==> flow/design.v <==
module ntt_16point(
    input wire clk,
    input wire rst,
    input wire start,
    input wire [111:0] data_in,
    output reg done,
    output reg [6:0] result_0,
    output reg [6:0] result_1,
    output reg [6:0] result_2,
    output reg [6:0] result_3,
    output reg [6:0] result_4,
    output reg [6:0] result_5,
    output reg [6:0] result_6,
    output reg [6:0] result_7,
    output reg [6:0] result_8,
    output reg [6:0] result_9,
    output reg [6:0] result_10,
    output reg [6:0] result_11,
    output reg [6:0] result_12,
    output reg [6:0] result_13,
    output reg [6:0] result_14,
    output reg [6:0] result_15
);
    localparam Q = 97;
    wire [6:0] omega [0:15];
    wire [6:0] input_data [0:15];
    reg [6:0] data [0:15];
    reg [3:0] stage;
    reg [4:0] i;
    reg computing;
    reg [3:0] m, k, j;
    reg [6:0] t, u, tw;
    reg [4:0] twiddle_idx;
    assign omega[0] = 1;
    assign omega[1] = 27;
    assign omega[2] = 50;
    assign omega[3] = 41;
    assign omega[4] = 96;
    assign omega[5] = 70;
    assign omega[6] = 47;
    assign omega[7] = 56;
    assign omega[8] = 1;
    assign omega[9] = 27;
    assign omega[10] = 50;
    assign omega[11] = 41;
    assign omega[12] = 96;
    assign omega[13] = 70;
    assign omega[14] = 47;
    assign omega[15] = 56;
    genvar gk;
    generate
        for (gk = 0; gk < 16; gk = gk + 1) begin : g_in
            assign input_data[gk] = data_in[7*gk +: 7];
        end
    endgenerate
    function [6:0] mod_mult;
        input [6:0] a;
        input [6:0] b;
        reg [13:0] temp;
        begin
            temp = a * b;
            mod_mult = temp % Q;
        end
    endfunction
    function [6:0] mod_add;
        input [6:0] a;
        input [6:0] b;
        reg [7:0] temp;
        begin
            temp = a + b;
            if (temp >= Q)
                mod_add = temp - Q;
            else
                mod_add = temp[6:0];
        end
    endfunction
    function [6:0] mod_sub;
        input [6:0] a;
        input [6:0] b;
        reg signed [7:0] temp;
        begin
            temp = a - b;
            if (temp < 0)
                mod_sub = temp + Q;
            else
                mod_sub = temp[6:0];
        end
    endfunction
    function [3:0] bit_reverse;
        input [3:0] idx;
        begin
            bit_reverse = {idx[0], idx[1], idx[2], idx[3]};
        end
    endfunction
    always @(posedge clk) begin
        if (rst) begin
            done <= 0;
            computing <= 0;
            stage <= 0;
            i <= 0;
        end else begin
            if (start && !computing) begin
                data[0] <= input_data[bit_reverse(0)];
                data[1] <= input_data[bit_reverse(1)];
                data[2] <= input_data[bit_reverse(2)];
                data[3] <= input_data[bit_reverse(3)];
                data[4] <= input_data[bit_reverse(4)];
                data[5] <= input_data[bit_reverse(5)];
                data[6] <= input_data[bit_reverse(6)];
                data[7] <= input_data[bit_reverse(7)];
                data[8] <= input_data[bit_reverse(8)];
                data[9] <= input_data[bit_reverse(9)];
                data[10] <= input_data[bit_reverse(10)];
                data[11] <= input_data[bit_reverse(11)];
                data[12] <= input_data[bit_reverse(12)];
                data[13] <= input_data[bit_reverse(13)];
                data[14] <= input_data[bit_reverse(14)];
                data[15] <= input_data[bit_reverse(15)];
                computing <= 1;
                done <= 0;
                stage <= 0;
                i <= 0;
            end else if (computing) begin
                if (stage < 4) begin
                    if (i < 16) begin
                        m = 1 << stage;   
                        k = i >> (stage + 1);   
                        j = i & ((1 << (stage + 1)) - 1);   
                        if (j < m) begin
                            twiddle_idx = (j << (4 - stage - 1)) & 15;
                            tw = omega[twiddle_idx];
                            t = mod_mult(tw, data[i + m]);
                            u = data[i];
                            data[i] <= mod_add(u, t);
                            data[i + m] <= mod_sub(u, t);
                        end
                        i <= i + 1;
                    end else begin
                        i <= 0;
                        stage <= stage + 1;
                    end
                end else begin
                    result_0 <= data[0];
                    result_1 <= data[1];
                    result_2 <= data[2];
                    result_3 <= data[3];
                    result_4 <= data[4];
                    result_5 <= data[5];
                    result_6 <= data[6];
                    result_7 <= data[7];
                    result_8 <= data[8];
                    result_9 <= data[9];
                    result_10 <= data[10];
                    result_11 <= data[11];
                    result_12 <= data[12];
                    result_13 <= data[13];
                    result_14 <= data[14];
                    result_15 <= data[15];
                    done <= 1;
                    computing <= 0;
                end
            end
        end
    end
endmodule
Wiki page: ntt_16point / tool data

From RTL to reports: ntt_16point
Module ntt_16point before and after one edit of its RTL, step after step.
"orig" refers to lines of the RTL above, "edited" to lines of the edited file.
"change" is "edited" less "orig", of the values as shown; "change_rel_pct" is that difference over "orig", in percent.
Operators: Yosys type, input widths -> output width; for muxes data width and select width s.
Library cell names are shortened.
{ "setup": {"top": "ntt_16point", "clock_port": "clk", "library": "sky130hd", "corner": "tt_025C_1v80"} }

Diff
Unified diff, file above to edited file.
A script made this edit. It changes what the design does and was not meant as an optimisation.
begin of diff
@@ -127,5 +127,5 @@
                         k = i >> (stage + 1);   
                         j = i & ((1 << (stage + 1)) - 1);   
-                        if (j < m) begin
+                        begin
                             twiddle_idx = (j << (4 - stage - 1)) & 15;
                             tw = omega[twiddle_idx];
end of diff

After elaboration
Counts by Yosys on the flattened word-level netlist (proc, flatten, opt, wreduce; memories kept). Print and check cells are left out. Cells with the same type and inputs are merged into one.
Memory sizes are those after Yosys's memory passes, which may raise the word count (mostly to a power of two), join words into wider ones and drop unused or constant bits.
{ "word_totals": {"columns": ["item", "orig", "edited", "change", "change_rel_pct"], "rows": [
  ["regBits", 11, 11, 0, 0.00],
  ["latchBits", 0, 0, 0, null],
  ["ram_bits", 112, 112, 0, 0.00],
  ["rom_bits", 0, 0, 0, null],
  ["n_memories", 1, 1, 0, 0.00],
  ["inputBits", 115, 115, 0, 0.00],
  ["output_inout_bits", 113, 113, 0, 0.00],
  ["wordCells", 140, 133, -7, -5.00]
]} }
{ "op_classes": {"columns": ["item", "orig", "edited", "change", "change_rel_pct"], "rows": [
  ["add_sub_neg", 10, 10, 0, 0.00],
  ["multipliers", 1, 1, 0, 0.00],
  ["div_mod_pow", 1, 1, 0, 0.00],
  ["compare", 5, 4, -1, -20.00],
  ["equal", 15, 15, 0, 0.00],
  ["shift", 3, 3, 0, 0.00],
  ["n_mux", 79, 73, -6, -7.59],
  ["bitwise", 5, 5, 0, 0.00],
  ["n_reduce_logical", 16, 16, 0, 0.00]
]} }
{ "ops": {"columns": ["cell", "orig", "edited", "change", "change_rel_pct"], "rows": [
  ["$mux 7", 52, 49, -3, -5.77],
  ["$mux 4", 14, 12, -2, -14.29],
  ["$mux 1", 11, 10, -1, -9.09],
  ["$lt 4x4->1", 1, 0, -1, -100.00],
  ["$reduce_or 2->1", 9, 9, 0, 0.00],
  ["$eq 4x4->1 const B", 8, 8, 0, 0.00],
  ["$eq 4x3->1 const B", 4, 4, 0, 0.00],
  ["$not 1->1", 4, 4, 0, 0.00],
  ["$eq 4x2->1 const B", 2, 2, 0, 0.00],
  ["$reduce_and 2->1", 2, 2, 0, 0.00],
  ["$add 4x1->5 const B", 1, 1, 0, 0.00],
  ["$add 4x4->4", 1, 1, 0, 0.00],
  ["$add 5x1->5 const B", 1, 1, 0, 0.00],
  ["$add 7x6->7 const B", 1, 1, 0, 0.00],
  ["$add 7x7->8", 1, 1, 0, 0.00],
  ["$and 4x4->4", 1, 1, 0, 0.00],
  ["$eq 4x1->1 const B", 1, 1, 0, 0.00],
  ["$ge 8x7->1 const B", 1, 1, 0, 0.00],
  ["$logic_and 1x1->1", 1, 1, 0, 0.00],
  ["$logic_not 1->1", 1, 1, 0, 0.00],
  ["$logic_not 4->1", 1, 1, 0, 0.00],
  ["$lt 4x3->1 const B", 1, 1, 0, 0.00],
  ["$lt 5x5->1 const B", 1, 1, 0, 0.00],
  ["$lt 8x1->1 const B", 1, 1, 0, 0.00],
  ["$mod 14x7->32 const B", 1, 1, 0, 0.00],
  ["$mul 7x7->14", 1, 1, 0, 0.00],
  ["$mux 5", 1, 1, 0, 0.00],
  ["$pmux 7 s8", 1, 1, 0, 0.00]
]} }
The list need not be complete.

Logic depth
Yosys ltp: most cells in a row. Word level: on the elaborated netlist, between registers, memories and ports. Mapped: between sequential cells and ports; inverters and the memories' decode and read muxes count.
{ "logic_depth": {"columns": ["item", "orig", "edited", "change", "change_rel_pct"], "rows": [
  ["ltp_word", 25, 23, -2, -8.00],
  ["abc_area", "0", "0", null, null],
  ["ltp_mapped", 78, 83, 5, 6.41],
  ["mapped_depth_nobuf", 72, 75, 3, 4.17]
]} }

Mapped cells and area
The flow's flattened synthesis, as Yosys stat reports it; memories are mapped. The netlist is that of the ABC_AREA named above (0 if unset); the other value can give another one.
{ "synth_totals": {"columns": ["item", "orig", "edited", "change", "change_rel_pct"], "rows": [
  ["cells", 1653, 1697, 44, 2.66],
  ["synth_area_um2", 16917.5, 17160.2, 242.7, 1.43],
  ["seq_area_um2", 7026.7, 7026.7, 0.0, 0.00],
  ["ffs", 239, 239, 0, 0.00],
  ["buf_cells", 83, 83, 0, 0.00]
]} }
{ "by_type": {"columns": ["cell", "orig", "edited", "change", "change_rel_pct"], "rows": [
  ["o21ai_0", 115, 154, 39, 33.91],
  ["nor2_1", 122, 152, 30, 24.59],
  ["a31oi_1", 45, 23, -22, -48.89],
  ["a21oi_1", 69, 50, -19, -27.54],
  ["nor2b_1", 27, 11, -16, -59.26],
  ["nand2_1", 248, 261, 13, 5.24],
  ["and2_1", 31, 18, -13, -41.94],
  ["clkbuf_1", 67, 58, -9, -13.43],
  ["or3_1", 13, 4, -9, -69.23],
  ["or2_2", 6, 15, 9, 150.00],
  ["nand3_1", 66, 58, -8, -12.12],
  ["nand4_1", 7, 14, 7, 100.00],
  ["o211ai_1", 52, 58, 6, 11.54],
  ["inv_1", 51, 57, 6, 11.76],
  ["mux2i_1", 31, 25, -6, -19.35],
  ["nand2b_1", 10, 16, 6, 60.00],
  ["o21ai_1", 8, 13, 5, 62.50],
  ["buf_4", 1, 6, 5, 500.00]
]} }
The list need not be complete.

Worst setup path after synthesis
Source: OpenSTA report_checks on the synthesized netlist (no wires, ideal clock, input and output delay 20% of the period each), path of least setup slack; recovery checks are left aside. Register names are those of the netlist, which keeps one name where synthesis merged equal registers.
{ "synth_timing": {"columns": ["item", "orig", "edited", "change", "change_rel_pct"], "rows": [
  ["kind", "register to register", "register to register", null, null],
  ["from", "register stage[2]", "register stage[2]", null, null],
  ["to", "memory data[2][6]", "memory data[12][6]", null, null],
  ["period_ps", 16000, 16000, 0, 0.00],
  ["setup_time_ps", 268, 264, -4, null],
  ["launch_ps", 0, 0, 0, null],
  ["t_arrival_ps", 16409, 16626, 217, 1.32],
  ["t_required_ps", 15732, 15736, 4, 0.03],
  ["path_slack_ps", -677, -890, -213, null],
  ["path_delay_ps", 16677, 16890, 213, 1.28],
  ["stages", 71, 75, 4, 5.63],
  ["n_path_buf", 8, 10, 2, 25.00],
  ["synth_period_reached_ps", 16677, 16890, 213, 1.28]
]} }
"path_delay_ps" = arrival - input delay + setup time.
"stages" counts driving pins, that of a launching flip-flop among them; a cell with two outputs on the path counts twice.
"synth_period_reached_ps" is the clock period less the worst setup slack; recovery checks do not enter. This is arithmetic on one report: input and output delays are still those of the set period (20% each).
The rows between start and end are the longest chain of elaborated cells between them; the timing report does not say that the signal goes this way. Where chains are equally long, one stands for them.
Each line given opens the expression or statement behind the cell; cells for indexed reads and writes are added by Yosys, which also makes memories of some case tables.
A register here has more assigning lines than the two given.
{ "synth_between_orig": {"cell_sequence": "dfxtp_1 clkbuf_1 or2_2 nor3_1 ha_1 clkbuf_1 buf_1 clkbuf_1 mux4_2 mux2i_1 a21oi_1 nand2_1 fa_1 fa_1 inv_1 fa_1 fa_1 ha_1 [35 not listed] nor2_2 mux2_1 fa_1 nor2_1 nor2_1 nor2_1 nor2_1 xnor2_1 nand2_1 o31ai_1 mux2i_1 a21oi_1 nor2_1 xnor2_1 clkbuf_1 nand2_1 o211ai_1 o21ai_0", "elab_chain_cells": 25, "cone_cells": 83, "classes_between": "add/sub (9); mul (1); div (1); compare (4); eq/ne (15); shift (3); mux (39); logic (1); reduce/logical (9); memory (1)"} }
{ "synth_rtl_orig": {"columns": ["item", "line", "rtl"], "rows": [
  ["from (decl)", 28, "reg [3:0] stage;"],
  ["from (assign)", 99, "stage <= 0;"],
  ["from (assign)", 140, "stage <= stage + 1;"],
  ["$add 4x1->5", 128, "j = i & ((1 << (stage + 1)) - 1);"],
  ["$shl 1x5->4", 128, null],
  ["$sub 4x1->4", 128, null],
  ["$and 4x4->4", 128, null],
  ["$shl 4x32->4", 130, "twiddle_idx = (j << (4 - stage - 1)) & 15;"],
  ["$eq 4x4->1", 131, "tw = omega[twiddle_idx];"],
  ["$reduce_or 2->1", null, null],
  ["[11 not listed]", null, null],
  ["$mux 7", 71, "if (temp >= Q)"],
  ["$mux 7", 129, "if (j < m) begin"],
  ["$mux 7", 125, "if (i < 16) begin"],
  ["$mux 7", 124, "if (stage < 4) begin"],
  ["$mux 7", 123, "end else if (computing) begin"],
  ["$mux 7", 102, "if (start && !computing) begin"],
  ["$mux 7", 96, "if (rst) begin"],
  ["to (decl)", 27, "reg [6:0] data [0:15];"]
]} }
{ "synth_between_edited": {"cell_sequence": "dfxtp_1 clkbuf_1 or2_2 clkbuf_1 nor3_1 ha_1 clkbuf_1 clkbuf_1 clkbuf_1 mux4_2 nand2_1 nand2_1 o21ai_1 or2_2 fa_1 fa_1 inv_1 fa_1 [39 not listed] ha_1 inv_1 fa_1 nor2_1 nor2_1 nor2_1 nor2_1 xnor2_1 nand2_1 o31ai_1 mux2i_1 a21oi_1 nor2_1 xnor2_1 clkbuf_1 nand2_1 o211ai_1 o21ai_0", "elab_chain_cells": 23, "cone_cells": 74, "classes_between": "add/sub (9); mul (1); div (1); compare (3); eq/ne (15); shift (3); mux (31); logic (1); reduce/logical (9); memory (1)"} }
{ "synth_rtl_edited": {"columns": ["item", "line", "rtl"], "rows": [
  ["from (decl)", 28, "reg [3:0] stage;"],
  ["from (assign)", 99, "stage <= 0;"],
  ["from (assign)", 140, "stage <= stage + 1;"],
  ["$add 4x1->5", 128, "j = i & ((1 << (stage + 1)) - 1);"],
  ["$shl 1x5->4", 128, null],
  ["$sub 4x1->4", 128, null],
  ["$and 4x4->4", 128, null],
  ["$shl 4x32->4", 130, "twiddle_idx = (j << (4 - stage - 1)) & 15;"],
  ["$eq 4x4->1", 131, "tw = omega[twiddle_idx];"],
  ["$reduce_or 2->1", null, null],
  ["[9 not listed]", null, null],
  ["$sub 7x7->7", 72, "mod_add = temp - Q;"],
  ["$mux 7", 71, "if (temp >= Q)"],
  ["$mux 7", 125, "if (i < 16) begin"],
  ["$mux 7", 124, "if (stage < 4) begin"],
  ["$mux 7", 123, "end else if (computing) begin"],
  ["$mux 7", 102, "if (start && !computing) begin"],
  ["$mux 7", 96, "if (rst) begin"],
  ["to (decl)", 27, "reg [6:0] data [0:15];"]
]} }

Timing after layout
From the final timing report of each run of pair A: the path of least setup slack in the routed layout; clock arrival at registers is part of the times.
The report prints the path's times to 10 ps; the period is as set.
{ "layout_timing": {"columns": ["item", "orig", "edited", "change", "change_rel_pct"], "rows": [
  ["kind", "register to register", "register to register", null, null],
  ["from", "register stage[3]", "register stage[3]", null, null],
  ["to", "memory data[5][4]", "memory data[6][5]", null, null],
  ["period_ps", 15700, 15700, 0, 0.00],
  ["setup_time_ps", 270, 260, -10, null],
  ["launch_ps", 550, 550, 0, 0.00],
  ["t_arrival_ps", 15940, 15490, -450, -2.82],
  ["t_required_ps", 16000, 16020, 20, 0.12],
  ["path_slack_ps", 60, 530, 470, null],
  ["stages", 72, 74, 2, 2.78],
  ["n_path_buf", 4, 9, 5, 125.00]
]} }
The rows between start and end are the longest chain of elaborated cells between them; the timing report does not say that the signal goes this way. Where chains are equally long, one stands for them.
A register here has more assigning lines than the two given.
{ "layout_between_orig": {"cell_sequence": "dfxtp_2 or2_4 nor3_4 ha_4 fa_2 buf_12 buf_6 mux4_2 nor2b_4 a211oi_2 a21oi_2 nand2_1 fa_1 fa_1 inv_1 fa_1 fa_1 ha_4 [36 not listed] fa_2 nor2_1 nor2_1 nor2_1 nor2_2 o21bai_1 a21oi_1 xnor2_1 o31ai_2 o31ai_1 a21oi_2 nor3b_2 xor2_2 buf_6 buf_12 nor2_1 a21oi_1 mux2i_1", "elab_chain_cells": 25, "cone_cells": 83, "classes_between": "add/sub (9); mul (1); div (1); compare (4); eq/ne (15); shift (3); mux (39); logic (1); reduce/logical (9); memory (1)"} }
{ "layout_rtl_orig": {"columns": ["item", "line", "rtl"], "rows": [
  ["from (decl)", 28, "reg [3:0] stage;"],
  ["from (assign)", 99, "stage <= 0;"],
  ["from (assign)", 140, "stage <= stage + 1;"],
  ["$add 4x1->5", 128, "j = i & ((1 << (stage + 1)) - 1);"],
  ["$shl 1x5->4", 128, null],
  ["$sub 4x1->4", 128, null],
  ["$and 4x4->4", 128, null],
  ["$shl 4x32->4", 130, "twiddle_idx = (j << (4 - stage - 1)) & 15;"],
  ["$eq 4x4->1", 131, "tw = omega[twiddle_idx];"],
  ["$reduce_or 2->1", null, null],
  ["[11 not listed]", null, null],
  ["$mux 7", 71, "if (temp >= Q)"],
  ["$mux 7", 129, "if (j < m) begin"],
  ["$mux 7", 125, "if (i < 16) begin"],
  ["$mux 7", 124, "if (stage < 4) begin"],
  ["$mux 7", 123, "end else if (computing) begin"],
  ["$mux 7", 102, "if (start && !computing) begin"],
  ["$mux 7", 96, "if (rst) begin"],
  ["to (decl)", 27, "reg [6:0] data [0:15];"]
]} }
{ "layout_between_edited": {"cell_sequence": "dfxtp_4 or2_4 nor3_4 ha_2 fa_2 buf_6 mux4_2 nand2_1 nand3_1 o21ai_2 or2_4 fa_1 fa_1 inv_1 fa_1 fa_1 ha_4 a21o_1 [38 not listed] nor2_1 nor2_1 nor2_1 o21bai_1 a21oi_1 xnor2_1 o31ai_2 mux2i_1 a21oi_2 buf_4 buf_6 nor2_1 xnor2_2 buf_4 clkbuf_16 nand2_1 o211ai_1 o21ai_0", "elab_chain_cells": 23, "cone_cells": 74, "classes_between": "add/sub (9); mul (1); div (1); compare (3); eq/ne (15); shift (3); mux (31); logic (1); reduce/logical (9); memory (1)"} }
{ "layout_rtl_edited": {"columns": ["item", "line", "rtl"], "rows": [
  ["from (decl)", 28, "reg [3:0] stage;"],
  ["from (assign)", 99, "stage <= 0;"],
  ["from (assign)", 140, "stage <= stage + 1;"],
  ["$add 4x1->5", 128, "j = i & ((1 << (stage + 1)) - 1);"],
  ["$shl 1x5->4", 128, null],
  ["$sub 4x1->4", 128, null],
  ["$and 4x4->4", 128, null],
  ["$shl 4x32->4", 130, "twiddle_idx = (j << (4 - stage - 1)) & 15;"],
  ["$eq 4x4->1", 131, "tw = omega[twiddle_idx];"],
  ["$reduce_or 2->1", null, null],
  ["[9 not listed]", null, null],
  ["$sub 7x7->7", 72, "mod_add = temp - Q;"],
  ["$mux 7", 71, "if (temp >= Q)"],
  ["$mux 7", 125, "if (i < 16) begin"],
  ["$mux 7", 124, "if (stage < 4) begin"],
  ["$mux 7", 123, "end else if (computing) begin"],
  ["$mux 7", 102, "if (start && !computing) begin"],
  ["$mux 7", 96, "if (rst) begin"],
  ["to (decl)", 27, "reg [6:0] data [0:15];"]
]} }

Measured runs
Runs of the flow (Yosys, OpenROAD) on both versions; the two runs of a pair have the same settings. The constraints put input and output delay at 20% of the set period each and load the outputs with 0.01 pF.
{ "flow_settings_pair_A": {"period_ns": 15.7, "CAP_MARGIN": 20, "CORE_MARGIN": 2, "CORE_UTILIZATION": 40, "SLEW_MARGIN": 20} }
{ "results_pair_A": {"columns": ["item", "orig", "edited", "change", "change_rel_pct"], "rows": [
  ["ys_area_um2", 16917.5, 17160.2, 242.7, 1.43],
  ["die_um2", 43955.2, 44573.8, 618.6, 1.41],
  ["final_cell_area_um2", 22669.2, 22856.9, 187.7, 0.83],
  ["utilization_pct", 54.2, 54.2, 0.0, null],
  ["final_setup_ws_ps", 58, 535, 477, null],
  ["timing.setup.tns_ps", 0, 0, 0, null],
  ["final_hold_ws_ps", 460, 459, -1, null],
  ["power_mw", 3.136, 2.450, -0.686, -21.88],
  ["period_reached_ps", 15642, 15165, -477, -3.05]
]} }
{ "flow_settings_pair_B": {"CELL_PAD_IN_SITES_GLOBAL_PLACEMENT": 0, "CORE_UTILIZATION": 53, "GPL_ROUTABILITY_DRIVEN": 0, "MAX_ROUTING_LAYER": "met4", "MIN_ROUTING_LAYER": "met1", "period_ns": 21.1, "CAP_MARGIN": 20, "CORE_MARGIN": 2, "SLEW_MARGIN": 20} }
{ "results_pair_B": {"columns": ["item", "orig", "edited", "change", "change_rel_pct"], "rows": [
  ["ys_area_um2", 16917.5, 17160.2, 242.7, 1.43],
  ["die_um2", 33364.7, 33833.9, 469.2, 1.41],
  ["final_cell_area_um2", 20373.3, 20674.8, 301.5, 1.48],
  ["utilization_pct", 64.7, 65.2, 0.5, null],
  ["final_setup_ws_ps", 1701, 2021, 320, null],
  ["timing.setup.tns_ps", 0, 0, 0, null],
  ["final_hold_ws_ps", 455, 449, -6, null],
  ["power_mw", 1.933, 1.620, -0.313, -16.19],
  ["period_reached_ps", 19399, 19079, -320, -1.65]
]} }
By "period_reached_ps" is meant the clock period of the run minus its worst setup slack. This is arithmetic on one report: input and output delays are still those of the set period (20% each).
"power_mw" is the tool's figure for a default switching activity; nothing was simulated.
